==> flow/design.v <==
module ffD(clk, rst, Din, Dout);
input clk, rst;
input [31:0]Din;
output [31:0]Dout;
reg [31:0]Dout;
always@(posedge clk) 
begin
	if(rst==1)
	Dout <= 0;
	else
	Dout <= Din;
end
endmodule 
module mux1 (
		input [31:0] A, B,
		input Sel,
		output reg [31:0] Out
	);
	always @(Sel, A, B) begin
		case (Sel)
			0: Out = A;
			1:	Out = B;
		endcase
	end
endmodule
module extend (
	input [15:0]offset,
	output reg [31:0]offset32
);
always @(offset)
begin
 offset32[31:0] = {16'b0000000000000000,offset[15:0]};
end
endmodule
module alu(ctl, a, b, resultado);
  input [1:0] ctl;
  input [31:0] a, b;
  output reg [31:0] resultado;
  always @(*)
  begin
    case (ctl)
      2'b00 : resultado = a & b;  
      2'b01 : resultado = a | b;  
      2'b10 : resultado = a + b;  
      2'b11 : resultado = a - b;  
      default : resultado = 32'hxxxxxxxx;
   endcase
 end
endmodule
module control(instruction, ctrl);
    input [31:0] instruction;
	 output [20:0] ctrl;
    reg    [20:0] ctrl;
	 wire [11:0] opcode;
	 wire [4:0] rs, rt, rd;
    parameter LW = 12'b000111_xxxxxx;
    parameter SW = 12'b001000_xxxxxx;
    parameter ADD = 12'b000110_100000;
	 parameter SUB = 12'b000110_100010;
	 parameter AND = 12'b000110_100100;
	 parameter OR = 12'b000110_100101;
	 assign opcode[11:0] = {instruction[31:26], instruction[5:0]};
	 assign rs[4:0] = {instruction[25:21]};
	 assign rt[4:0] = {instruction[20:16]};
	 assign rd[4:0] = {instruction[15:11]};
    always @(instruction)
    begin
        casex (opcode)
          LW :
          begin
              ctrl[20:0]={6'b10_1_1_0_1,rs[4:0],5'b00000,rt[4:0]};
          end
          SW :
          begin
              ctrl[20:0]={6'b10_1_1_1_1,rs[4:0],5'b00000,rt[4:0]};
          end
          ADD :
          begin
              ctrl[20:0]={6'b10_0_0_0_1,rs[4:0],rt[4:0],rd[4:0]};
          end
          SUB :
          begin
              ctrl[20:0]={6'b11_0_0_0_1,rs[4:0],rt[4:0],rd[4:0]};
          end
          AND :
          begin
              ctrl[20:0]={6'b00_0_0_0_1,rs[4:0],rt[4:0],rd[4:0]};
          end
			 OR :
          begin
              ctrl[20:0]={6'b01_0_0_0_1,rs[4:0],rt[4:0],rd[4:0]};
          end
          default
          begin
              ctrl[20:0]={21'b0}; 
          end
        endcase
    end
endmodule
module PC(
  input rst,
  input clk,
  output reg [31:0]pc
  );
	always @(posedge clk or posedge rst)
		if (rst == 1)
		pc <= 0;
		else
		pc <= pc + 1;
  endmodule
module registerFile(addr1,addr2,out1,out2,addr_in,in,clk,rst);
input [4:0] addr1;	
input [4:0] addr2;	
output [31:0] out1;	
output [31:0] out2;	
input [4:0] addr_in;	
input [31:0] in;	
reg [31:0] out1;
reg [31:0] out2;
input clk, rst;
wire [511:0] regmem;
always @(posedge clk)
begin
		out1 <= addr1[4] ? 32'b0 : regmem[addr1[3:0]*32 +: 32];
		out2 <= addr2[4] ? 32'b0 : regmem[addr2[3:0]*32 +: 32];
end
genvar i;
generate
	for (i = 0; i < 16; i = i + 1) begin : REG
		reg [31:0] q;
		always @(negedge clk or posedge rst)
			if (rst)
				q <= 32'b0;
			else if (addr_in == i)
				q <= in;
		assign regmem[32*i +: 32] = q;
	end
endgenerate
endmodule
module data_memory(
clk , 
rst ,
address_0 , 
data_in , 
data_out,
cs_0 , 
we_0 
);
parameter data_0_WIDTH = 32 ;
parameter ADDR_WIDTH = 13 ;
input [ADDR_WIDTH-1:0] address_0 ;
input cs_0 ;
input we_0 ;
input clk;
input rst;
input [data_0_WIDTH-1:0] data_in ;
output reg [data_0_WIDTH-1:0] data_out;
wire [ADDR_WIDTH*data_0_WIDTH-1:0] mem;
genvar i;
generate
	for (i = 0; i < ADDR_WIDTH; i = i + 1) begin : WORD
		reg [data_0_WIDTH-1:0] q;
		always @ (posedge clk)
			if (rst)
				q <= (i == 0) ? 32'd1000 :
				     (i == 1) ? 32'd5000 :
				     (i == 2) ? 32'd2000 :
				     (i == 3) ? 32'd3000 : 32'd0;
			else if ( cs_0 && we_0 && address_0 == i )
				q <= data_in;
		assign mem[data_0_WIDTH*i +: data_0_WIDTH] = q;
	end
endgenerate
	always @ (posedge clk)
		begin : MEM_READ_0
			if (cs_0 && !we_0 && address_0 < ADDR_WIDTH) begin
				data_out <= mem[address_0*data_0_WIDTH +: data_0_WIDTH];
			end else begin
				data_out <= 0;
		end
	end
endmodule
module cpu (clk, rst, imem_addr, imem_data, test, test1);
	input clk, rst;
	output [6:0]imem_addr;
	input  [31:0]imem_data;
	output  [31:0]test;
	output [31:0]test1;
wire	 [31:0] inst;
wire   [31:0]ctrl, ctrl0, ctrl1, ctrl2;
wire   [20:0]controle;
wire	 [31:0]resultado;
wire   [31:0]data_out2;
wire   [31:0]pc;
wire	 [4:0]addr1, addr2, addr_in;
wire	 [31:0]out1, out2, out3;
wire	 [31:0]in;
wire	 rw;
wire	 [15:0]offset;
wire	 [31:0]offset32;
wire   sel1;
wire	 [31:0] imm;
wire   [31:0] data_out1;
wire	 [31:0]address_0;
wire	 [31:0] data_in;
wire	 [31:0]outrg1, outrg2;
wire	 [31:0] M, B, D, D1;
	assign imem_addr = pc[6:0];
	assign data_out2 = imem_data;
	PC PC(
		.rst(rst),
		.clk(clk),
		.pc(pc)
	);
ffD FF1(
		.rst(rst),
		.clk(clk),
		.Din(data_out2),
		.Dout(inst)
);
	registerFile RegisterFile(
		.addr1(inst[25:21]),
		.addr2(inst[20:16]),
		.out1(outrg1),
		.out2(outrg2),
		.addr_in(ctrl2[4:0]), 
		.in(out2),
		.rst(rst),
		.clk(clk)
	);
	control Controlador(
		.instruction(inst),
		.ctrl(controle)
	);
	extend Extend(
		.offset(inst[15:0]),
		.offset32(offset32)
	);
	ffD FF2(
		.rst(rst),
		.clk(clk),
		.Din(offset32),
		.Dout(imm)
		);
	ffD CONTROLE_0(
		.rst(rst),
		.clk(clk),
		.Din({11'b00000000000, controle[20:0]}),
		.Dout(ctrl0)
		);
	mux1 Mux1(
		.Sel(ctrl0[18]),
		.A(outrg2),
		.B(imm),
		.Out(out1)
	);
	alu Unidade_logica(
		.ctl(ctrl0[20:19]),
		.a(outrg1),
		.b(out1), 
		.resultado(resultado)
	);
	mux1 Mux3(
		.Sel(ctrl0[16]),
		.A(D),
		.B(resultado),
		.Out(out3)
	);
	ffD FF3(
		.rst(rst),
		.clk(clk),
		.Din(resultado),
		.Dout(D)
		);
	ffD CONTROLE_1(
		.rst(rst),
		.clk(clk),
		.Din(ctrl0),
		.Dout(ctrl1)
		);
	data_memory DataMemory(
		.address_0(out3[12:0]),
		.cs_0(ctrl1[15]),
		.we_0(ctrl0[16]),
		.data_in(outrg2),
		.data_out(M),
		.clk(clk),
		.rst(rst)
	);
	ffD FF5(
		.rst(rst),
		.clk(clk),
		.Din(D),
		.Dout(D1)
		);
	ffD CONTROLE_2(
		.rst(rst),
		.clk(clk),
		.Din(ctrl1),
		.Dout(ctrl2)
		);
	mux1 Mux2(
		.Sel(ctrl2[17]),
		.A(D1),
		.B(M),
		.Out(out2)
	);
	assign test[31:0] = inst[31:0];     
	assign test1[31:0] = out2[31:0];    
endmodule
Tool chain data of cpu. The steps from the RTL of cpu to its reports follow in flow order. Lines are those of the file above, counted from 1. Operators: Yosys type, input widths -> output width; for muxes data width and select width s. Library cell names are shortened. The mark - stands for no value.

Top module: cpu. Clock: clk. Library: sky130hd. Timing corner: tt_025C_1v80.

Word-level counts. Yosys after proc, flatten, opt, wreduce and memory -nomap, before mapping. Memory bits, and registers merged into a memory's read port (data or address), are not among the register bits. Print and check cells are not counted. Equal cells are merged and count once.

Under bits in registers stands 1225. The figure for latch bits is 0. For memory bits (writable) the number is 0. The figure for memory bits (read-only) is 0. Clocked read ports x word width: 0. Under memories kept stands 0. Under input bits stands 34. For output and inout bits the number is 71. The entry for word-level cells reads 113.

The entry for add/sub/neg operators reads 3. Under multipliers stands 0. Under div/mod/pow operators stands 0. The entry for $lt $le $gt $ge reads 1. Eq/ne operators: 36. Shift operators: 3. The entry for multiplexer cells reads 5. The entry for bitwise logic cells reads 5. Under reduce/logical cells stands 20.

Operators by type and width (count): $shiftx 512x10->32 (2); $shiftx 416x19->32 (1); $pmux 32 s4 (1); $pmux 32 s2 (2); $pmux 21 s6 (1); $eq 13x4->1 const B (5); $eq 13x3->1 const B (4); $eq 12x9->1 const B (4); $eq 5x4->1 const B (8); $add 32x1->32 const B (1); $add 32x32->32 (1); $sub 32x32->32 (1); $and 32x32->32 (1); $or 32x32->32 (1); $eq 13x2->1 const B (2); $pmux 13 s2 (1); $eq 5x3->1 const B (4); $logic_and 1x1->1 (16); $eq 13x1->1 const B (1); $lt 13x4->1 const B (1); $logic_not 13->1 (1); $eq 5x2->1 const B (2); $eq 6x3->1 const B (1); $eq 6x4->1 const B (1); $eq 5x1->1 const B (1); $logic_not 5->1 (1); $eq 2x2->1 const B (2); $not 1->1 (3).

Not listed: further kinds 3, cells in them 3.

Longest topological paths. Longest topological path by Yosys (ltp), each cell counted once; first at word level (registers and memories cut), then after technology mapping (sequential cells cut; the memories' decode and read muxes count).

Under word-level depth stands 7. The figure for ABC_AREA is 1. The entry for depth in mapped cells reads 30. For gate-level depth less buffers the number is 26.

Netlist. Yosys stat after the flow's synthesis: flattened, memories mapped to cells. It holds for the ABC_AREA given above (unset counts as 0); a run with the other value may have another netlist. Totals and module areas in this step are rounded.

The figure for mapped cells is 8374. Under cell area after synthesis stands 0.0606 mm^2. Under sequential area stands 0.0259 mm^2. The figure for flip-flops is 1166. For buffers the number is 645.

Cells by type: dfxtp_1 (count 647, total area 1.3E+04 um^2); dfrtn_1 (count 512, total area 1.28E+04 um^2); nand2_1 (count 1564, total area 5870.63 um^2); o21ai_0 (count 972, total area 4.86E+03 um^2); inv_1 (count 1207, total area 4.53E+03 um^2); mux2_2 (count 286, total area 3.22E+03 um^2); nor2_1 (count 816, total area 3.06E+03 um^2); a21oi_1 (count 480, total area 2.4E+03 um^2); nand4_1 (count 380, total area 2377.28 um^2); nand3_1 (count 340, total area 1.7E+03 um^2); clkbuf_1 (count 413, total area 1.55E+03 um^2); o211ai_1 (count 174, total area 1.31E+03 um^2); buf_2 (count 148, total area 740.71 um^2); o22ai_1 (count 110, total area 688.16 um^2); ha_1 (count 35, total area 437.92 um^2); buf_1 (count 57, total area 213.955 um^2); xor2_1 (count 23, total area 201.443 um^2); dfrtp_1 (count 7, total area 175.168 um^2).

Other cell types: 29; their cells: 203.

--- measured runs ---
Measured results for cpu: 6 stored runs of the Yosys and OpenROAD flow on sky130hd. The settings differ; the order carries no meaning. The constraints put input and output delay at 20% of the set period each and load the outputs with 0.01 pF. By "achieved clock period" is meant the clock period of the run minus its worst setup slack. This is arithmetic on one report: input and output delays are still those of the set period (20% each). "time of the worst setup path" is the time allowed to the run's worst setup path (the clock period less input and output delay, where it has them) less its slack. Clock arrival times count: a late capture clock shortens it, a late launch clock lengthens it. "total power of the final layout" is the tool's figure for a default switching activity; nothing was simulated. The results are shown rounded.

Record 1 has these settings: ABC_AREA 1; CELL_PAD_IN_SITES_GLOBAL_PLACEMENT 3; CORE_ASPECT_RATIO 1.63; CORE_UTILIZATION 60; CTS_CLUSTER_SIZE 69; GPL_TIMING_DRIVEN 0; MAX_ROUTING_LAYER met4; MIN_ROUTING_LAYER met2; SETUP_SLACK_MARGIN 0.35; SLEW_MARGIN 30; TNS_END_PERCENT 55; period_ns 5.38; CAP_MARGIN 20; CORE_MARGIN 2. Outcome: no final report: placement broke off with GPL-0301.

Record 2 has these settings: ABC_AREA 0; CELL_PAD_IN_SITES_GLOBAL_PLACEMENT 3; GPL_TIMING_DRIVEN 0; MAX_ROUTING_LAYER met4; PLACE_DENSITY_LB_ADDON 0.05; SETUP_SLACK_MARGIN 0.35; SLEW_MARGIN 10; TNS_END_PERCENT 15; period_ns 5.5; CAP_MARGIN 20; CORE_MARGIN 2; CORE_UTILIZATION 40. The achieved clock period reads 5.328 ns. The total negative slack reads 0.000 ns. For the total power of the final layout the run shows 0.0193 W. The worst setup slack after layout reads 0.172 ns. The measured utilization of the finished layout is 48.8 %. The time of the worst setup path is 5.33 ns. Class of the worst setup path: reg-to-reg. The measured die footprint is 0.14 mm^2. For the area of the synthesized netlist the run shows 0.0546 mm^2. The area of the standard cells in the finished layout reads 0.0661 mm^2. The final worst hold slack comes to 0.434 ns.

Record 3 has these settings: ABC_AREA 1; CELL_PAD_IN_SITES_GLOBAL_PLACEMENT 3; CORE_UTILIZATION 60; CTS_CLUSTER_SIZE 69; GPL_TIMING_DRIVEN 0; MAX_ROUTING_LAYER met4; MIN_ROUTING_LAYER met2; PLACE_DENSITY_LB_ADDON 0.28; SETUP_SLACK_MARGIN 0.35; SLEW_MARGIN 30; TNS_END_PERCENT 55; period_ns 9.4; CAP_MARGIN 20; CORE_MARGIN 2. Outcome: no final report: placement broke off with FLW-0024.

Record 4 has these settings: ABC_AREA 0; CAP_MARGIN 35; CORE_ASPECT_RATIO 1.57; CORE_UTILIZATION 16; CTS_CLUSTER_DIAMETER 170; GPL_TIMING_DRIVEN 1; HOLD_SLACK_MARGIN 0.19; MIN_ROUTING_LAYER met1; PLACE_DENSITY_LB_ADDON 0.11; period_ns 3.7; CORE_MARGIN 2; SLEW_MARGIN 20. The achieved clock period reads 4.659 ns. The total negative slack reads -364 ns. For the total power of the final layout the run shows 0.0291 W. The worst setup slack after layout reads -0.959 ns. The measured utilization of the finished layout is 21.0 %. The time of the worst setup path is 4.66 ns. Class of the worst setup path: reg-to-reg. The measured die footprint is 0.346 mm^2. For the area of the synthesized netlist the run shows 0.0546 mm^2. The area of the standard cells in the finished layout reads 0.0713 mm^2. The final worst hold slack comes to 0.434 ns.

Record 5 has these settings: CORE_UTILIZATION 40; period_ns 3.48; CAP_MARGIN 20; CORE_MARGIN 2; SLEW_MARGIN 20. The achieved clock period reads 4.479 ns. The total negative slack reads -396 ns. For the total power of the final layout the run shows 0.03 W. The worst setup slack after layout reads -0.999 ns. The measured utilization of the finished layout is 49.1 %. The time of the worst setup path is 4.48 ns. Class of the worst setup path: reg-to-reg. The measured die footprint is 0.14 mm^2. For the area of the synthesized netlist the run shows 0.0546 mm^2. The area of the standard cells in the finished layout reads 0.0665 mm^2. The final worst hold slack comes to 0.297 ns.

Record 6 has these settings: CELL_PAD_IN_SITES_GLOBAL_PLACEMENT 2; CORE_ASPECT_RATIO 0.65; CORE_UTILIZATION 62; CTS_CLUSTER_DIAMETER 53; CTS_CLUSTER_SIZE 98; GPL_ROUTABILITY_DRIVEN 1; GPL_TIMING_DRIVEN 1; MAX_ROUTING_LAYER met4; PLACE_DENSITY_LB_ADDON 0.02; SETUP_SLACK_MARGIN -0.02; SLEW_MARGIN 30; TNS_END_PERCENT 15; period_ns 9.14; CAP_MARGIN 20; CORE_MARGIN 2. Outcome: no final report: placement broke off with FLW-0024.
--- end ---
